==> flow/design.v <==
module alu_top(clk, a, b, op, out, carry_out, over_flow, zero);
input clk;
input [31:0] a, b;
input [2:0] op;
output reg [31:0] out;
output reg carry_out, over_flow, zero;
reg [31:0] a_r, b_r;
reg [2:0] op_r;
wire [31:0] alu_out;
wire alu_carry_out, alu_over_flow, alu_zero;
ALU alu_core(a_r, b_r, op_r, alu_out, alu_carry_out, alu_over_flow, alu_zero);
always @(posedge clk) begin
	a_r <= a;
	b_r <= b;
	op_r <= op;
	out <= alu_out;
	carry_out <= alu_carry_out;
	over_flow <= alu_over_flow;
	zero <= alu_zero;
end
endmodule

module xorgate(a, b, out);
output[31:0] out;
input wire[31:0] a, b;
generate  
genvar index;
for (index = 0; index<32; index = index + 1)
	begin: xorgen
		xor xor1(out[index], a[index], b[index]);
	end
endgenerate
endmodule
module andgate(a, b, out);
output[31:0] out;
input[31:0] a, b;
generate  
genvar index;
for (index = 0; index<32; index = index + 1)
	begin: andgen
		and and1(out[index], a[index], b[index]);  
	end
endgenerate
endmodule
module orgate(a, b, out);
output[31:0] out;
input[31:0] a, b;
generate  
genvar index;
for (index = 0; index<32; index = index + 1)
	begin: orgen
		or or1(out[index], a[index], b[index]);
	end
endgenerate
endmodule
module adder(sum, carryout, a, b, carryin);
output sum, carryout;
input a, b, carryin;
xor sumbit(sum, a, b, carryin);
and bc(b_c, b, carryin);
and ac(a_c, a, carryin);
and ab(a_b, a, b);
or cout(carryout, b_c, a_c, a_b);
endmodule
module adder32Bit(addo, carryout, over_flow, A, B, carry_in);
output[31:0] addo;  
output carryout;  
output over_flow;  
input[31:0] A;  
input[31:0] B;  
input carry_in;
wire[31:0] carry_oarray;
adder adder_init (addo[0], carry_oarray[0], A[0], B[0], carry_in);
adder adder1 (addo[1], carry_oarray[1], A[1], B[1], carry_oarray[0]);
generate  
genvar index;
for (index = 2; index<32; index = index + 1)
	begin: add32b
	adder addergen (addo[index], carry_oarray[index], A[index], B[index], carry_oarray[index-1]);
	end
endgenerate
assign carryout = carry_oarray[31];
wire abxor, abcoutxor;
xor xor1(abxor, A[31], B[31]);
xor xor2(abcoutxor, carryout, abxor);
xor xor3(over_flow, addo[31], abcoutxor);
endmodule 
module slt(sum, overflow, slto);
input[31:0] sum;
input overflow;
output slto;
xor slt_xor(slto, sum[31], overflow);
endmodule
module structuralMultiplexer(out, mux_command, ando, oro, xoro, addo, slto);
output[31:0] out;
input[2:0] mux_command;  
input[31:0] ando;  
input[31:0] oro;  
input[31:0] xoro;  
input[31:0] addo;  
input slto;  
wire[2:0] inv_command;
wire[31:0] enableand, enableor, enablexor, enableadd;  
wire enableslt;  
not notCommand0(inv_command[0], mux_command[0]);  
not notCommand1(inv_command[1], mux_command[1]);
not notCommand2(inv_command[2], mux_command[2]);
and slt_and(enableslt, slto, inv_command[2], mux_command[1], inv_command[0]);
generate
genvar index;
for (index = 0; index<32; index = index + 1)
	begin: muxgen 
		and ando_and(enableand[index], ando[index], inv_command[2], mux_command[1], mux_command[0]);  
		and oro_and(enableor[index], oro[index], mux_command[2], inv_command[1], inv_command[0]);  
		and xoro_and(enablexor[index], xoro[index], inv_command[2], inv_command[1], mux_command[0]);  
		and addo_and(enableadd[index], addo[index], inv_command[2], inv_command[1], inv_command[0]);  
		or or1(out[index], enableand[index],  enableor[index], enablexor[index], enableadd[index], enableslt);  
	end
endgenerate
endmodule
module LUT(mux_command, a_inv, b_inv, carry_in, allow_overflow, addr);
output reg[2:0] mux_command;
output reg a_inv;
output reg b_inv;
output reg carry_in;
output reg allow_overflow;
input[2:0] addr;
always @ (addr) begin
	case(addr)
	3'd0: begin mux_command = 3'b000; a_inv = 0; b_inv = 0; carry_in = 0; allow_overflow = 1; end  
	3'd1: begin mux_command = 3'b000; a_inv = 0; b_inv = 1; carry_in = 1; allow_overflow = 1; end  
	3'd2: begin mux_command = 3'b001; a_inv = 0; b_inv = 0; carry_in = 0; allow_overflow = 1; end  
	3'd3: begin mux_command = 3'b010; a_inv = 0; b_inv = 1; carry_in = 1; allow_overflow = 0; end  
	3'd4: begin mux_command = 3'b011; a_inv = 0; b_inv = 0; carry_in = 0; allow_overflow = 1; end  
	3'd6: begin mux_command = 3'b011; a_inv = 1; b_inv = 1; carry_in = 0; allow_overflow = 1; end  
	3'd7: begin mux_command = 3'b100; a_inv = 0; b_inv = 0; carry_in = 0; allow_overflow = 1; end  
	3'd5: begin mux_command = 3'b100; a_inv = 1; b_inv = 1; carry_in = 0; allow_overflow = 1; end  
default: $display("Please check inputs");
endcase
end
endmodule
module ALU(a, b, addr, out, carry_out, over_flow, zero);
input[31:0] a, b;
input[2:0] addr;  
output[31:0] out;
output carry_out, over_flow, zero;
wire carry_in, b_inv;  
wire a_inv, allow_overflow;  
wire[2:0] mux_command;
wire[31:0] A, B;  
wire[31:0] addo, xoro, ando, oro;
wire slto;
LUT lookuptable(mux_command, a_inv, b_inv, carry_in, allow_overflow, addr);
generate
genvar index;
for (index = 0; index<32; index = index + 1)
	begin: abinv_gen
		xor a_invgen(A[index], a[index], a_inv);  
		xor b_invgen(B[index], b[index], b_inv);  
	end
endgenerate
andgate and_gate(A, B, ando);  
orgate or_gate(A, B, oro);  
xorgate xor_gate(A, B, xoro);  
adder32Bit add_gate(addo, carry_out, over_flow, A, B, carry_in);  
slt slt_gate(addo, over_flow, slto);
and allowoverflow_and(overflow, over_flow, allow_overflow);
structuralMultiplexer mux_structure(out, mux_command, ando, oro, xoro, addo, slto);
wire[31:0] equal;
generate  
genvar index1;
for (index1 = 0; index1 <32; index1 = index1+1)begin
                nor nor1(equal[index1], out[index1], 0);
end
endgenerate
and and1(zero, equal[0], equal[1], equal[2], equal[3],equal[4],equal[5],equal[6],equal[7],equal[8],equal[9],equal[10],equal[11],equal[12],equal[13],equal[14],equal[15],equal[16],equal[17],equal[18],equal[19],equal[20],equal[21],equal[22],equal[23],equal[24],equal[25],equal[26],equal[27],equal[28],equal[29],equal[30],equal[31]);
endmodule
# --- Step by step through the tools: alu_top ---
# The steps from the RTL of alu_top to its reports follow in flow order.
# Lines are those of the file above, counted from 1.
# Operators: Yosys type, input widths -> output width; for muxes data width and select width s.
design:
  design: "alu_top"
  clock: "clk"
  cell_library: "sky130hd"
  corner: "tt_025C_1v80"

# --- Elaborated design ---
# Counts by Yosys on the flattened word-level netlist (proc, flatten, opt, wreduce; memories kept). Register bits leave out memories and registers merged into their read ports (data or address); mux counts leave out enables and synchronous resets folded into registers. Print and check cells are left out. Cells with the same type and inputs are merged into one.
# Memory sizes are those after Yosys's memory passes, which may raise the word count (mostly to a power of two), join words into wider ones and drop unused or constant bits.
bits:
  clocked_rd_ports_x_width: 7
  memories: 1
  ff_bits: 99
  out_inout_bits: 35
  input_bits: 68
  rom_bits: 56
mem_list:
  columns: ["memory", "words", "width", "read_ports", "write_ports", "line_no", "text"]
  rows:
  - ["(no name shown)", 8, 7, 1, 0, 129, "case(addr)"]
classes:
  bitwise: 904
op_table:
  columns: ["cell", "n"]
  rows:
  - ["$and 1x1->1", 514]
  - ["$or 1x1->1", 224]
  - ["$xor 1x1->1", 131]
  - ["$not 1->1", 35]

# --- Logic depth ---
# Yosys ltp: most cells in a row. Word level: on the elaborated netlist, between registers, memories and ports. Mapped: between sequential cells and ports; inverters and the memories' decode and read muxes count.
depth:
  depth_word: 136
  abc_area: 1
  ltp_mapped: 46
  depth_no_buf: 44

# --- Netlist ---
# The flow's flattened synthesis, as Yosys stat reports it; memories are mapped. The netlist is that of the ABC_AREA named above (0 if unset); the other value can give another one.
# Totals and module areas in this step are rounded.
by_type:
  columns: ["cell", "n", "area_total_um2"]
  rows:
  - ["sky130_fd_sc_hd__dfxtp_1", 105, 2.1E+03]
  - ["sky130_fd_sc_hd__ha_1", 66, 825.792]
  - ["sky130_fd_sc_hd__fa_1", 33, 660.634]
  - ["sky130_fd_sc_hd__xnor2_1", 65, 569.296]
  - ["sky130_fd_sc_hd__nand2_1", 128, 480.461]
  - ["sky130_fd_sc_hd__inv_1", 97, 364.099]
  - ["sky130_fd_sc_hd__nor2_1", 60, 225.216]
  - ["sky130_fd_sc_hd__nand3_1", 39, 195.187]
  - ["sky130_fd_sc_hd__a21oi_1", 21, 105.101]
  - ["sky130_fd_sc_hd__buf_2", 21, 105.101]
  - ["sky130_fd_sc_hd__o21ai_0", 20, 100.096]
  - ["sky130_fd_sc_hd__o21a_1", 7, 52.55]
  - ["sky130_fd_sc_hd__buf_4", 4, 30.029]
  - ["sky130_fd_sc_hd__nor3_1", 4, 20.019]
  - ["sky130_fd_sc_hd__nor2_2", 3, 18.768]
  - ["sky130_fd_sc_hd__buf_6", 1, 11.261]
  - ["sky130_fd_sc_hd__clkbuf_1", 3, 11.261]
  - ["sky130_fd_sc_hd__inv_2", 3, 11.261]
# Not listed: further types 10, cells in them 10.
synth_totals:
  yosys_area_um2: 6000
  n_buf: 30
  seqArea_um2: 2100
  stdcells: 690
  flip_flops: 105

# --- Timing after synthesis ---
# Source: OpenSTA report_checks on the synthesized netlist (no wires, ideal clock, input and output delay 20% of the period each), path of least setup slack; recovery checks are left aside. Register names are those of the netlist, which keeps one name where synthesis merged equal registers.
synth_path:
  kind: "reg-to-reg"
  from: "register (no name shown)"
  to: "register zero"
  setup_ns: 0.064
  stages: 46
  setup_slack_ns: -0.561
  path_buffers: 3
  period_ns: 14.5
  arrival_ns: 14.997
  path_delay_ns: 15.061
  launch_ns: 0.000
  synth_period_reached_ns: 15.061
# "path_delay_ns" = arrival - input delay + setup time.
# "stages": output pins that drive a net of the path, with the launching flip-flop's if there is one; two outputs of one cell count as two.
# "synth_period_reached_ns" = period - worst setup slack (recovery checks aside). The figure is calculated, with input and output delays left at 20% of the set period.
# Between the ends stands the longest chain of elaborated cells between them, by number of cells; it is not shown to be the way that was timed. Of several equally long chains one is given.
# Each line given opens the expression or statement behind the cell; cells for indexed reads and writes are added by Yosys, which also makes memories of some case tables.
synth_between:
  cell_sequence: "sky130_fd_sc_hd__dfxtp_1 -> sky130_fd_sc_hd__clkbuf_1 -> sky130_fd_sc_hd__buf_2 -> sky130_fd_sc_hd__xnor2_1 -> sky130_fd_sc_hd__fa_1 -> sky130_fd_sc_hd__fa_1 -> sky130_fd_sc_hd__fa_1 -> sky130_fd_sc_hd__fa_1 -> sky130_fd_sc_hd__fa_1 -> sky130_fd_sc_hd__fa_1 -> sky130_fd_sc_hd__fa_1 -> sky130_fd_sc_hd__fa_1 -> sky130_fd_sc_hd__fa_1 -> sky130_fd_sc_hd__fa_1 -> sky130_fd_sc_hd__fa_1 -> sky130_fd_sc_hd__fa_1 -> sky130_fd_sc_hd__fa_1 -> sky130_fd_sc_hd__fa_1 -> [10 not listed] -> sky130_fd_sc_hd__fa_1 -> sky130_fd_sc_hd__fa_1 -> sky130_fd_sc_hd__fa_1 -> sky130_fd_sc_hd__fa_1 -> sky130_fd_sc_hd__fa_1 -> sky130_fd_sc_hd__fa_1 -> sky130_fd_sc_hd__inv_1 -> sky130_fd_sc_hd__fa_1 -> sky130_fd_sc_hd__inv_1 -> sky130_fd_sc_hd__fa_1 -> sky130_fd_sc_hd__nand3_2 -> sky130_fd_sc_hd__buf_2 -> sky130_fd_sc_hd__nand2_1 -> sky130_fd_sc_hd__nor2_1 -> sky130_fd_sc_hd__nand2_1 -> sky130_fd_sc_hd__nor2_1 -> sky130_fd_sc_hd__nand3_1 -> sky130_fd_sc_hd__nor2_1"
  elab_chain_len: 136
  cone_cells: 868
  classes_between: "logic (868)"
synth_rtl:
  columns: ["item", "line_no", "text"]
  rows:
  - ["$xor 1x1->1", null, null]
  - ["$and 1x1->1", null, null]
  - ["$or 1x1->1 (2 in a row)", null, null]
  - ["$and 1x1->1", null, null]
  - ["$or 1x1->1 (2 in a row)", null, null]
  - ["$and 1x1->1", null, null]
  - ["$or 1x1->1 (2 in a row)", null, null]
  - ["[84 not listed]", null, null]
  - ["$and 1x1->1", null, null]
  - ["$or 1x1->1 (2 in a row)", null, null]
  - ["$xor 1x1->1 (3 in a row)", null, null]
  - ["$and 1x1->1 (3 in a row)", null, null]
  - ["$or 1x1->1", null, null]
  - ["$not 1->1", null, null]
  - ["$and 1x1->1 (31 in a row)", null, null]
  - ["to (decl)", 6, "output reg carry_out, over_flow, zero;"]

# --- Timing after layout ---
# Path of least setup slack in the final report of entry A (OpenROAD, finished layout, wires in). Where an end is a register, its clock arrival counts in the times.
layout_path:
  kind: "reg-to-reg"
  from: "register b_r[0]"
  to: "register zero"
  period_ns: 14.1
  setup_slack_ns: 1.15
  arrival_ns: 13.24
  stages: 45
  path_buffers: 2
  launch_ns: 0.35
  setup_ns: 0.06
layout_between:
  cell_sequence: "sky130_fd_sc_hd__dfxtp_2 -> sky130_fd_sc_hd__xnor2_4 -> sky130_fd_sc_hd__fa_2 -> sky130_fd_sc_hd__fa_2 -> sky130_fd_sc_hd__fa_2 -> sky130_fd_sc_hd__fa_2 -> sky130_fd_sc_hd__fa_2 -> sky130_fd_sc_hd__fa_2 -> sky130_fd_sc_hd__fa_2 -> sky130_fd_sc_hd__fa_2 -> sky130_fd_sc_hd__fa_2 -> sky130_fd_sc_hd__fa_2 -> sky130_fd_sc_hd__fa_2 -> sky130_fd_sc_hd__fa_2 -> sky130_fd_sc_hd__fa_2 -> sky130_fd_sc_hd__fa_2 -> sky130_fd_sc_hd__fa_2 -> sky130_fd_sc_hd__fa_2 -> [9 not listed] -> sky130_fd_sc_hd__fa_2 -> sky130_fd_sc_hd__fa_2 -> sky130_fd_sc_hd__fa_2 -> sky130_fd_sc_hd__fa_2 -> sky130_fd_sc_hd__fa_2 -> sky130_fd_sc_hd__inv_2 -> sky130_fd_sc_hd__fa_2 -> sky130_fd_sc_hd__inv_2 -> sky130_fd_sc_hd__fa_2 -> sky130_fd_sc_hd__buf_12 -> sky130_fd_sc_hd__nand3_4 -> sky130_fd_sc_hd__buf_4 -> sky130_fd_sc_hd__nand3_4 -> sky130_fd_sc_hd__nor2_1 -> sky130_fd_sc_hd__nand2_1 -> sky130_fd_sc_hd__nor2_1 -> sky130_fd_sc_hd__nand3_1 -> sky130_fd_sc_hd__nor2_1"
  cone_cells: 403
  classes_between: "logic (403)"
layout_rtl:
  columns: ["item", "line_no", "text"]
  rows:
  - ["from (decl)", 7, "reg [31:0] a_r, b_r;"]
  - ["to (decl)", 6, "output reg carry_out, over_flow, zero;"]
# No chain of elaborated cells between the ends is given.

Appendix: measured runs

3 stored runs of alu_top in the flow (synthesis by Yosys, layout by OpenROAD, sky130hd cells), in arbitrary order. Constraints: input delay and output delay 20% of the set period each, output load 0.01 pF.
"timing.achieved_period_ns" means the clock period less the worst setup slack. The figure is calculated, with input and output delays left at 20% of the set period.
By "worstPathTime_ns" is meant the share of the clock period that the worst setup path is allowed (20% is reserved at inputs, 20% at outputs), minus its slack. Clock arrival times at its registers enter into it.
"power.total_uw" is the tool's figure for a default switching activity; nothing was simulated.
Results are given in rounded form.

--- entry A ---
==> flow/run.sh <==
#!/bin/bash
# the make line also repeats the synthesis and layout settings of config.mk as NAME=value (left out here)
make -C /OpenROAD-flow-scripts/flow DESIGN_CONFIG=/design/flow/config.mk WORK_HOME=/design/flow/orfs CLKGATE_MAP_FILE= finish
==> flow/config.mk <==
export PLATFORM = sky130hd
export DESIGN_NAME = alu_top
export DESIGN_NICKNAME = alu_top
export VERILOG_FILES = /design/flow/design.v
export SDC_FILE = /design/flow/constraint.sdc
export NUM_CORES = 4
export LEC_CHECK = 0
export ABC_AREA = 1
export CAP_MARGIN = 20
export CELL_PAD_IN_SITES_DETAIL_PLACEMENT = 1
export CELL_PAD_IN_SITES_GLOBAL_PLACEMENT = 2
export CORE_ASPECT_RATIO = 0.65
export CORE_MARGIN = 7
export CORE_UTILIZATION = 36
export CTS_CLUSTER_DIAMETER = 57
export CTS_CLUSTER_SIZE = 85
export GPL_ROUTABILITY_DRIVEN = 1
export MAX_ROUTING_LAYER = met5
export PLACE_DENSITY_LB_ADDON = 0.09
export SETUP_SLACK_MARGIN = 2.5
export SLEW_MARGIN = 25
export TNS_END_PERCENT = 50
==> flow/constraint.sdc <==
create_clock -name core_clock -period 14.1 [get_ports {clk}]
set_input_delay 2.8200 -clock core_clock [delete_from_list [all_inputs] [get_ports {clk}]]
set_output_delay 2.8200 -clock core_clock [all_outputs]
set_load 0.01 [all_outputs]

==> results, as YAML <==
results:
  yosys.chip_area_um2: 6000
  setup_tns_ns: 0.000
  worstPathTime_ns: 12.95
  critical_path_type: "reg-to-reg"
  ws_setup_ns: 1.2
  hold_worst_slack_ns: 0.80
  post_route_util_frac: 0.49
  finish.stdcell_area_um2: 7800
  die_area_um2: 20000
  timing.achieved_period_ns: 12.946
  power.total_uw: 1000

--- entry B ---
==> flow/run.sh <==
#!/bin/bash
# the make line also repeats the synthesis and layout settings of config.mk as NAME=value (left out here)
make -C /OpenROAD-flow-scripts/flow DESIGN_CONFIG=/design/flow/config.mk WORK_HOME=/design/flow/orfs CLKGATE_MAP_FILE= finish
==> flow/config.mk <==
export PLATFORM = sky130hd
export DESIGN_NAME = alu_top
export DESIGN_NICKNAME = alu_top
export VERILOG_FILES = /design/flow/design.v
export SDC_FILE = /design/flow/constraint.sdc
export NUM_CORES = 4
export LEC_CHECK = 0
export CAP_MARGIN = 20
export CORE_MARGIN = 2
export CORE_UTILIZATION = 40
export SETUP_SLACK_MARGIN = 2.43
export SLEW_MARGIN = 20
==> flow/constraint.sdc <==
create_clock -name core_clock -period 14.2 [get_ports {clk}]
set_input_delay 2.8400 -clock core_clock [delete_from_list [all_inputs] [get_ports {clk}]]
set_output_delay 2.8400 -clock core_clock [all_outputs]
set_load 0.01 [all_outputs]

==> results, as YAML <==
results:
  post_route_util_frac: 0.53
  setup_tns_ns: 0.000
  worstPathTime_ns: 13.43
  critical_path_type: "reg-to-reg"
  timing.achieved_period_ns: 13.425
  die_area_um2: 16000
  finish.stdcell_area_um2: 8000
  yosys.chip_area_um2: 6200
  ws_setup_ns: 0.77
  power.total_uw: 1100
  hold_worst_slack_ns: 0.90

--- entry C ---
==> flow/run.sh <==
#!/bin/bash
# the make line also repeats the synthesis and layout settings of config.mk as NAME=value (left out here)
make -C /OpenROAD-flow-scripts/flow DESIGN_CONFIG=/design/flow/config.mk WORK_HOME=/design/flow/orfs CLKGATE_MAP_FILE= finish
==> flow/config.mk <==
export PLATFORM = sky130hd
export DESIGN_NAME = alu_top
export DESIGN_NICKNAME = alu_top
export VERILOG_FILES = /design/flow/design.v
export SDC_FILE = /design/flow/constraint.sdc
export NUM_CORES = 4
export LEC_CHECK = 0
export CAP_MARGIN = 20
export CORE_MARGIN = 2
export CORE_UTILIZATION = 40
export SLEW_MARGIN = 20
==> flow/constraint.sdc <==
create_clock -name core_clock -period 14.5 [get_ports {clk}]
set_input_delay 2.9000 -clock core_clock [delete_from_list [all_inputs] [get_ports {clk}]]
set_output_delay 2.9000 -clock core_clock [all_outputs]
set_load 0.01 [all_outputs]

==> results, as YAML <==
results:
  hold_worst_slack_ns: 0.92
  yosys.chip_area_um2: 6200
  power.total_uw: 1000
  post_route_util_frac: 0.52
  die_area_um2: 16000
  worstPathTime_ns: 14.08
  critical_path_type: "reg-to-reg"
  timing.achieved_period_ns: 14.083
  ws_setup_ns: 0.42
  setup_tns_ns: 0.000
  finish.stdcell_area_um2: 7900
